==> flow/design.v <==
module and4(in1, in2, out);
	input [3:0] in1, in2;
	output[3:0] out;
	and a1(out[0], in1[0], in2[0]);
	and a2(out[1], in1[1], in2[1]);
	and a3(out[2], in1[2], in2[2]);
	and a4(out[3], in1[3], in2[3]);
endmodule
module and16(in1, in2, out);
	input [15:0] in1, in2;
	output[15:0] out;
	and4 a11(.in1(in1[3:0]), .in2(in2[3:0]), .out(out[3:0]));
	and4 a12(.in1(in1[7:4]), .in2(in2[7:4]), .out(out[7:4]));
	and4 a13(.in1(in1[11:8]), .in2(in2[11:8]), .out(out[11:8]));
	and4 a14(.in1(in1[15:12]), .in2(in2[15:12]), .out(out[15:12]));
endmodule
module or4(in1, in2, out);
	input [3:0] in1, in2;
	output[3:0] out;
	or a1(out[0], in1[0], in2[0]);
	or a2(out[1], in1[1], in2[1]);
	or a3(out[2], in1[2], in2[2]);
	or a4(out[3], in1[3], in2[3]);
endmodule
module or16(in1, in2, out);
	input [15:0] in1, in2;
	output[15:0] out;
	or4 a11(.in1(in1[3:0]), .in2(in2[3:0]), .out(out[3:0]));
	or4 a12(.in1(in1[7:4]), .in2(in2[7:4]), .out(out[7:4]));
	or4 a13(.in1(in1[11:8]), .in2(in2[11:8]), .out(out[11:8]));
	or4 a14(.in1(in1[15:12]), .in2(in2[15:12]), .out(out[15:12]));
endmodule
module complent(in, go, CK, reset, out, busy, fin);
	input  [15:0] in;
	input  go;
	input  CK, reset;
	output reg [15:0] out;
	output reg busy;
	output reg fin;
	reg [15:0] m;
	reg [15:0] o, mm, c;
	always@(posedge CK) begin
		if(reset) begin
			busy <= 1'b0;
			fin  <= 1'b0;
		end
		else begin
			fin <= 1'b0;
			if(busy == 1'b0) begin
				if(go) begin
					o  = 16'hffff ^ in;
					mm = 16'h0001;
					c  = o & mm;
					o  = o ^ mm;
					mm = c << 1;
					out  <= o;
					m    <= mm;
					busy <= 1'b1;
				end
			end
			else if(m == 16'h0000) begin
				busy <= 1'b0;
				fin  <= 1'b1;
			end
			else begin
				out <= out ^ m;
				m   <= (out & m) << 1;
			end
		end
	end
endmodule
module adder(in1, in2, go, CK, reset, out, busy, fin);
	input [15:0] in1, in2;
	input go;
	input CK, reset;
	output reg [15:0] out;
	output reg busy;
	output reg fin;
	reg [15:0] cc;
	reg [15:0] o, c, m;
	always@(posedge CK) begin
		if(reset) begin
			busy <= 1'b0;
			fin  <= 1'b0;
		end
		else begin
			fin <= 1'b0;
			if(busy == 1'b0) begin
				if(go) begin
					o = in1 ^ in2;
					c = in1 & in2;
					c = c << 1;
					if(c == 16'h0000) begin
						busy <= 1'b0;
						fin  <= 1'b1;
					end
					else begin
						m = o & c;
						o = o ^ c;
						c = m << 1;
						busy <= 1'b1;
					end
					out <= o;
					cc  <= c;
				end
			end
			else if(cc == 16'h0000) begin
				busy <= 1'b0;
				fin  <= 1'b1;
			end
			else begin
				out <= out ^ cc;
				cc  <= (out & cc) << 1;
			end
		end
	end
endmodule
module muler(in1, in2, go, CK, reset, out, busy, fin);
	input		[15:0] in1, in2;
	input		go;
	input  		CK, reset;
	output reg	[15:0] out;
	output reg  busy;
	output reg  fin;
	reg[15:0] m1, m2;
	reg[15:0] a1, a2, o;
	always @(posedge CK) begin
		if(reset) begin
			busy <= 1'b0;
			fin  <= 1'b0;
		end
		else begin
			fin <= 1'b0;
			if(busy == 1'b0 && go == 1'b0) begin
			end
			else begin
				if(busy == 1'b0) begin
					a1 = in1;
					a2 = in2;
					o  = 16'h0000;
				end
				else begin
					a1 = m1;
					a2 = m2;
					o  = out;
				end
				if(a2[0] == 1'b1)
					o = o + a1;
				a1 = a1 << 1;
				a2 = a2 >> 1;
				m1  <= a1;
				m2  <= a2;
				out <= o;
				if(a2 == 16'h0000) begin
					busy <= 1'b0;
					fin  <= 1'b1;
				end
				else
					busy <= 1'b1;
			end
		end
	end
endmodule
module diver(in1, in2, go, CK, reset, reminder, quotient, busy, fin);
	input [15:0] in1, in2;
	input go;
	input CK, reset;
	output reg [15:0] reminder, quotient;
	output reg busy;
	output reg fin;
	reg [31:0] m1, m2;
	reg [15:0] divisor;
	reg [4:0]  cnt;
	reg [31:0] t1, t2;
	reg [15:0] d;
	reg [4:0]  n;
	always @(posedge CK) begin
		if(reset) begin
			busy <= 1'b0;
			fin  <= 1'b0;
		end
		else begin
			fin <= 1'b0;
			if(busy == 1'b0 && go == 1'b0) begin
			end
			else begin
				if(busy == 1'b0) begin
					t1 = {16'h0000, in1};
					t2 = {in2, 16'h0000};
					d  = in2;
					n  = 5'b00000;
				end
				else begin
					t1 = m1;
					t2 = m2;
					d  = divisor;
					n  = cnt;
				end
				if(n < 5'b10001) begin
					if(t1[31:16] >= d)
						t1 = t1 - t2 + 1'b1;
					t1 = t1 << 1;
					n  = n + 1'b1;
					busy <= 1'b1;
				end
				else begin
					busy <= 1'b0;
					fin  <= 1'b1;
				end
				if(n == 5'b10000) begin
					if(t1[31:16] >= d)
						t1 = t1 - t2 + 1'b1;
					reminder <= t1[31:16];
					quotient <= t1[15:0];
				end
				m1      <= t1;
				m2      <= t2;
				divisor <= d;
				cnt     <= n;
			end
		end
	end
endmodule
module mux3to8(in, in1, in2, in3, in4, in5, in6, in7, select, out);
	input [15:0] in, in1, in2, in3, in4, in5, in6, in7;
	input [2:0]  select;
	output reg [15:0] out;
	always @(*) begin
		case(select)
			3'b000:out = in;
			3'b001:out = in1;
			3'b010:out = in2;
			3'b011:out = in3;
			3'b100:out = in4;
			3'b101:out = in5;
			3'b110:out = in6;
			3'b111:out = in7;
		endcase
	end
endmodule
module alu16(CK, reset, start, instruction, inputR1, inputR2, outputR, busy, done);
	input [15:0] inputR1, inputR2;
	input [2:0] instruction;
	input CK, reset, start;
	output[15:0] outputR;
	output busy;
	output done;
	reg  [2:0]  op;
	reg  [15:0] out5, out6;
	reg         finL;
	wire [3:0]  busyL;
	wire [3:0]  finU;
	wire        go;
	wire  [15:0] out, out1, out2, out3, out4, and_o, or_o;
	assign go = start & ~busy;
	adder add(
		.in1(inputR1),
		.in2(inputR2),
		.go(go & (instruction == 3'b000)),
		.CK(CK),
		.reset(reset),
		.out(out),
		.busy(busyL[0]),
		.fin(finU[0])
	);
	complent com(
		.in(inputR1),
		.go(go & (instruction == 3'b001)),
		.CK(CK),
		.reset(reset),
		.out(out1),
		.busy(busyL[1]),
		.fin(finU[1])
	);
	muler mul(
		.in1(inputR1),
		.in2(inputR2),
		.go(go & (instruction == 3'b010)),
		.CK(CK),
		.reset(reset),
		.out(out2),
		.busy(busyL[2]),
		.fin(finU[2])
	);
	diver div(
		.in1(inputR1),
		.in2(inputR2),
		.go(go & ((instruction == 3'b011) | (instruction == 3'b100))),
		.CK(CK),
		.reset(reset),
		.reminder(out3),
		.quotient(out4),
		.busy(busyL[3]),
		.fin(finU[3])
	);
	and16 and1(inputR1, inputR2, and_o);
	or16 or1(inputR1, inputR2, or_o);
	mux3to8 outp(
		.in(out),
		.in1(out1),
		.in2(out2),
		.in3(out3),
		.in4(out4),
		.in5(out5),
		.in6(out6),
		.in7(16'h0000),
		.select(op),
		.out(outputR)
	);
	always @(posedge CK) begin
		if(reset) begin
			finL <= 1'b0;
		end
		else begin
			finL <= go & ((instruction == 3'b101) | (instruction == 3'b110) | (instruction == 3'b111));
			if(go) begin
				op   <= instruction;
				out5 <= and_o;
				out6 <= or_o;
			end
		end
	end
	assign busy = busyL[0] | busyL[1] | busyL[2] | busyL[3];
	assign done = finL | finU[0] | finU[1] | finU[2] | finU[3];
endmodule
Step by step through the tools: alu16
Tool output for the design above, in the order of the flow.
Lines are those of the file above, counted from 1.
Cell names lack the library's common part.
{ "setup": {"top_module": "alu16", "clk_port": "CK", "library": "sky130hd", "corner": "tt_025C_1v80"} }

After elaboration
Source: Yosys, flattened and elaborated, memories not mapped. Widths are those after wreduce. Registers that Yosys merges into a memory's read port (data or address) are not register bits. Print and check cells do not count. Equal cells are merged and count once.
{ "op_classes": {"n_eq": 17, "muxes": 62, "add_sub_neg": 6, "n_cmp": 3, "n_reduce_logical": 19, "n_logic": 67} }
{ "ops": {"columns": ["op", "n"], "rows": [
  ["two-way mux 16 bit", 27],
  ["two-way mux 32 bit", 11],
  ["parallel mux 16 bit (select 8 bit)", 1],
  ["bitwise XOR 16 bit", 4],
  ["logical NOT 16 bit", 4],
  ["AND 15 bit", 4],
  [">= comparator 16 bit", 2],
  ["adder 32 x 1 -> 32 bit (second input constant)", 1],
  ["subtractor 32 bit", 1],
  ["adder 31 x 1 -> 31 bit (second input constant)", 1],
  ["subtractor 31 bit", 1],
  ["two-way mux 31 bit", 1],
  ["two-way mux 5 bit", 6],
  ["OR 1 bit", 26],
  ["equality test 3 bit (second input constant)", 8],
  ["AND 1 bit", 22],
  ["adder 16 bit", 1],
  ["inverter 16 bit", 1],
  ["two-way mux 1 bit", 16],
  ["equality test 3 x 2 -> 1 bit (second input constant)", 4],
  ["inverter 1 bit", 10],
  ["AND reduction 3 bit", 3],
  ["AND reduction 2 bit", 3],
  ["OR reduction 2 bit", 3],
  ["equality test 3 x 1 -> 1 bit (second input constant)", 2],
  ["logical NOT 3 bit", 2],
  ["adder 5 x 1 -> 5 bit (second input constant)", 1],
  ["< comparator 5 bit (second input constant)", 1]
]} }
Not listed: further kinds 4, cells in them 7.
{ "bits": {"regBits": 271, "inputBits": 38} }

Longest topological paths
Yosys ltp: most cells in a row. Word level: on the elaborated netlist, between registers, memories and ports. Mapped: between sequential cells and ports; inverters and the memories' decode and read muxes count.
{ "depth": {"ltp_word": 20, "ABC_AREA": 0, "depth_mapped": 34, "ltp_nobuf": 28} }

After synthesis
Yosys stat after the flow's synthesis: flattened, memories mapped to cells. It holds for the ABC_AREA given above (unset counts as 0); a run with the other value may have another netlist.
{ "mapped": {"area_um2": 19033.3, "buffers": 74, "ff_cells": 269, "mapped_cells": 1895} }
{ "by_type": {"columns": ["type", "n", "area_total_um2"], "rows": [
  ["edfxtp_1", 260, 7.81E+03],
  ["ha_1", 239, 2.99E+03],
  ["mux2i_1", 76, 760.73],
  ["o21ai_0", 151, 755.725],
  ["nand2_1", 197, 739.459],
  ["a21oi_1", 144, 720.691],
  ["inv_1", 164, 615.59],
  ["nor2_1", 123, 461.693],
  ["xnor2_1", 41, 359.094],
  ["a21o_1", 43, 322.81],
  ["mux4_2", 14, 315.302],
  ["and2_1", 50, 312.8],
  ["xor2_1", 32, 280.269],
  ["mux2_2", 21, 236.477],
  ["clkbuf_1", 55, 206.448],
  ["dfxtp_1", 9, 180.173],
  ["nor4_1", 19, 118.864],
  ["o211ai_1", 15, 112.608]
]} }
Other cell types: 60; their cells: 242.
The figures by module come from a second, unflattened synthesis with its own total; it is not the netlist above.
{ "unflattened": {"hier_cells": 1951, "hier_area_um2": 19915.4} }
Each row is one instance without its submodules.
{ "modules": {"columns": ["mod", "seq_area_um2", "mod_area_um2", "n_inst", "n_cells"], "rows": [
  ["diver", 3553.4, 10497.6, 1, 1105],
  ["muler", 1421.4, 2985.4, 1, 254],
  ["adder", 970.9, 2401.1, 1, 219],
  ["complent", 970.9, 1498.9, 1, 108],
  ["alu16", 1071.0, 1217.4, 1, 56],
  ["mux3to8", 0.0, 1114.8, 1, 177],
  ["and4", 0.0, 25.0, 4, 4],
  ["or4", 0.0, 25.0, 4, 4],
  ["and16", 0.0, 0.0, 1, 0],
  ["or16", 0.0, 0.0, 1, 0]
]} }

Path before layout
OpenSTA on the mapped netlist: ideal clock, no wires. The path of least setup slack (recovery checks aside). Input and output delay are each 20% of the period. Register names are those of the netlist, which keeps one name where synthesis merged equal registers.
{ "synth_timing": {"path_kind": "flip-flop to flip-flop", "start": "register div.busy", "end": "register div.reminder[15]", "path_slack_ns": 0.785, "clock_period_ns": 7.5, "t_arrival_ns": 6.456, "setup_ns": 0.260, "n_path_buf": 7, "delay_ns": 6.716, "driving_pins": 32, "period_less_setup_slack_ns": 6.715} }
"delay_ns" is the arrival time less input delay plus setup time.
"driving_pins": output pins that drive a net of the path, with the launching flip-flop's if there is one; two outputs of one cell count as two.
"period_less_setup_slack_ns" is the clock period less the worst setup slack; recovery checks do not enter. This is arithmetic on one report: input and output delays are still those of the set period (20% each).
The rows between start and end are the longest chain of elaborated cells between them; the timing report does not say that the signal goes this way. Where chains are equally long, one stands for them.
Each line given opens the expression or statement behind the cell; cells for indexed reads and writes are added by Yosys, which also makes memories of some case tables.
A register here has more assigning lines than the two given.
The path ends at the data pin of a flip-flop with enable; ways to the enable are not counted.
{ "synth_between": {"cell_sequence": "dfxtp_1 > buf_2 > buf_1 > buf_1 > clkbuf_1 > clkbuf_1 > a21oi_1 > ha_1 > and4_4 > a221oi_2 > o21ai_0 > o311a_1 > o31a_1 > buf_2 > clkbuf_1 > nand2_1 > o21ai_0 > o21ai_0 > inv_1 > ha_1 > inv_1 > fa_1 > nor2b_1 > o21a_1 > o211ai_1 > a21oi_1 > a21oi_1 > a31o_2 > o31a_1 > xor2_1 > nand2_1 > xnor2_1", "elab_chain_cells": 17, "cone_cells": 31, "classes_between": "add/sub: 4; compare: 3; mux: 17; logic: 6; reduce/logical: 1"} }
{ "synth_rtl": {"columns": ["element", "line", "text"], "rows": [
  ["start, declared", 169, "output reg busy;"],
  ["start, assigned", 179, "busy <= 1'b0;"],
  ["start, assigned", 204, "busy <= 1'b1;"],
  ["OR 1 bit", 323, "assign busy = busyL[0] | busyL[1] | busyL[2] | busyL[3];"],
  ["inverter 1 bit", 255, "assign go = start & ~busy;"],
  ["AND 1 bit", 255, null],
  ["AND 1 bit", 288, ".go(go & ((instruction == 3'b011) | (instruction == 3'b100))),"],
  ["inverter 1 bit", 184, "if(busy == 1'b0 && go == 1'b0) begin"],
  ["logical AND 1 bit", 184, null],
  ["two-way mux 32 bit", 184, null],
  ["[... 3 more ...]", null, null],
  ["two-way mux 31 bit", 200, "if(t1[31:16] >= d)"],
  ["two-way mux 32 bit", 199, "if(n < 5'b10001) begin"],
  ["two-way mux 32 bit", 184, null],
  ["two-way mux 32 bit", 178, "if(reset) begin"],
  ["subtractor 32 bit", 212, "t1 = t1 - t2 + 1'b1;"],
  ["adder 32 x 1 -> 32 bit", 212, null],
  ["two-way mux 32 bit", 211, "if(t1[31:16] >= d)"],
  ["end, assigned", 213, "reminder <= t1[31:16];"],
  ["end, declared", 168, "output reg [15:0] reminder, quotient;"]
]} }

Path in the finished layout
Path of least setup slack in the final report of flow run A (OpenROAD, finished layout, wires in). Where an end is a register, its clock arrival counts in the times.
{ "layout_timing": {"path_kind": "input port to flip-flop", "start": "input port inputR1[13]", "end": "register div.m1[8]", "setup_ns": 0.28, "driving_pins": 23, "input_delay_ns": 2.22, "path_slack_ns": 1.83, "n_path_buf": 3, "clock_period_ns": 11.1, "t_arrival_ns": 9.58} }
The rows between start and end are the longest chain of elaborated cells between them; the timing report does not say that the signal goes this way. Where chains are equally long, one stands for them.
{ "layout_between": {"cell_sequence": "clkdlybuf4s50_1 > inv_1 > o21ai_0 > ha_1 > ha_1 > a21oi_1 > a21boi_0 > a311oi_1 > a31oi_1 > o21ai_1 > nand2_1 > a31oi_1 > mux2_2 > a21oi_1 > ha_1 > o21a_1 > o21ai_0 > a41o_1 > a21oi_4 > buf_4 > and2_1 > buf_4 > mux2i_1", "elab_chain_cells": 12, "cone_cells": 12, "lines_between": 8, "classes_between": "add/sub: 2; compare: 1; mux: 9"} }
{ "layout_rtl": {"columns": ["element", "line", "text"], "rows": [
  ["start, declared", 242, "input [15:0] inputR1, inputR2;"],
  ["two-way mux 32 bit", 187, "if(busy == 1'b0) begin"],
  ["two-way mux 32 bit", 184, "if(busy == 1'b0 && go == 1'b0) begin"],
  ["two-way mux 32 bit", 178, "if(reset) begin"],
  ["subtractor 31 bit", 201, "t1 = t1 - t2 + 1'b1;"],
  ["adder 31 x 1 -> 31 bit", 201, null],
  ["two-way mux 31 bit", 200, "if(t1[31:16] >= d)"],
  ["two-way mux 32 bit", 199, "if(n < 5'b10001) begin"],
  ["two-way mux 32 bit", 184, null],
  ["two-way mux 32 bit", 178, null],
  [">= comparator 16 bit", 211, "if(t1[31:16] >= d)"],
  ["two-way mux 32 bit", 211, null],
  ["two-way mux 32 bit", 210, "if(n == 5'b10000) begin"],
  ["end, assigned", 216, "m1 <= t1;"],
  ["end, declared", 171, "reg [31:0] m1, m2;"]
]} }

Module alu16, platform sky130hd: 6 stored runs of the flow (Yosys, OpenROAD) with differing settings, in no particular order. Input and output delays are each 20% of the period that was set; the output load is 0.01 pF.
"achieved clock period (ns)" = clock period - worst setup slack. The figure is calculated, with input and output delays left at 20% of the set period.
"worst setup path time (ns)" means the part of the period allowed to the worst setup path (the constraints hold back 20% at inputs and 20% at outputs) less its slack; where the path has registers, the arrival times of their clocks count too.
By "finish__power__total" is meant OpenSTA's value without simulated activity: inputs other than the clock are taken to toggle once in ten clock periods, and the tool carries that through the logic.

settings of flow run A
{
  "CELL_PAD_IN_SITES_DETAIL_PLACEMENT": 0,
  "CELL_PAD_IN_SITES_GLOBAL_PLACEMENT": 1,
  "CORE_MARGIN": 2,
  "CORE_UTILIZATION": 58,
  "GPL_ROUTABILITY_DRIVEN": 0,
  "HOLD_SLACK_MARGIN": 0.11,
  "MIN_ROUTING_LAYER": "met2",
  "PLACE_DENSITY_LB_ADDON": 0.21,
  "SLEW_MARGIN": 5,
  "period_ns": 11.1,
  "CAP_MARGIN": 20
}
report of flow run A
yosys chip area after synthesis (um^2): 19033.3
finish__design__die__area: 34280.5
finish__design__instance__area__stdcell: 21075.2
finish__design__instance__utilization: 0.6494
finish__timing__setup__ws: 1.829
finish__timing__setup__tns: 0.000
finish__timing__hold__ws: 0.581
finish__power__total: 2.972e-03
achieved clock period (ns): 9.271
worst setup path time (ns): 7.05
worst setup path kind: input port to flip-flop

settings of flow run B
{
  "CORE_UTILIZATION": 40,
  "period_ns": 7.37,
  "CAP_MARGIN": 20,
  "CORE_MARGIN": 2,
  "SLEW_MARGIN": 20
}
report of flow run B
yosys chip area after synthesis (um^2): 19033.3
finish__design__die__area: 49344.0
finish__design__instance__area__stdcell: 23174.7
finish__design__instance__utilization: 0.4957
finish__timing__setup__ws: 0.298
finish__timing__setup__tns: 0.000
finish__timing__hold__ws: 0.568
finish__power__total: 4.673e-03
achieved clock period (ns): 7.072
worst setup path time (ns): 5.60
worst setup path kind: input port to flip-flop

settings of flow run C
{
  "CAP_MARGIN": 30,
  "CORE_UTILIZATION": 50,
  "period_ns": 7.5,
  "CORE_MARGIN": 2,
  "SLEW_MARGIN": 20
}
report of flow run C
yosys chip area after synthesis (um^2): 19033.3
finish__design__die__area: 39642.8
finish__design__instance__area__stdcell: 22973.3
finish__design__instance__utilization: 0.6114
finish__timing__setup__ws: 0.233
finish__timing__setup__tns: 0.000
finish__timing__hold__ws: 0.568
finish__power__total: 4.645e-03
achieved clock period (ns): 7.267
worst setup path time (ns): 5.77
worst setup path kind: input port to flip-flop

settings of flow run D
{
  "CELL_PAD_IN_SITES_DETAIL_PLACEMENT": 1,
  "CELL_PAD_IN_SITES_GLOBAL_PLACEMENT": 3,
  "CORE_MARGIN": 5,
  "CORE_UTILIZATION": 63,
  "CTS_CLUSTER_DIAMETER": 170,
  "GPL_ROUTABILITY_DRIVEN": 0,
  "MAX_ROUTING_LAYER": "met5",
  "MIN_ROUTING_LAYER": "met2",
  "PLACE_DENSITY": 0.73,
  "SETUP_SLACK_MARGIN": -0.17,
  "TNS_END_PERCENT": 20,
  "period_ns": 5.3,
  "CAP_MARGIN": 20,
  "SLEW_MARGIN": 20
}
report of flow run D: did not finish, place, GPL-0301

settings of flow run E
{
  "CAP_MARGIN": 30,
  "CELL_PAD_IN_SITES_GLOBAL_PLACEMENT": 3,
  "CORE_UTILIZATION": 50,
  "CTS_CLUSTER_DIAMETER": 264,
  "MAX_ROUTING_LAYER": "met4",
  "SETUP_SLACK_MARGIN": -0.29,
  "SLEW_MARGIN": 30,
  "period_ns": 5.05,
  "CORE_MARGIN": 2
}
report of flow run E: did not finish, place, GPL-0301

settings of flow run F
{
  "CAP_MARGIN": 30,
  "CELL_PAD_IN_SITES_DETAIL_PLACEMENT": 2,
  "CELL_PAD_IN_SITES_GLOBAL_PLACEMENT": 3,
  "CORE_UTILIZATION": 50,
  "CTS_CLUSTER_DIAMETER": 255,
  "CTS_CLUSTER_SIZE": 85,
  "HOLD_SLACK_MARGIN": 0.29,
  "MAX_ROUTING_LAYER": "met5",
  "MIN_ROUTING_LAYER": "met2",
  "PLACE_DENSITY_LB_ADDON": 0.04,
  "SETUP_SLACK_MARGIN": -0.29,
  "SLEW_MARGIN": 0,
  "TNS_END_PERCENT": 60,
  "period_ns": 5.05,
  "CORE_MARGIN": 2
}
report of flow run F: did not finish, place, FLW-0024
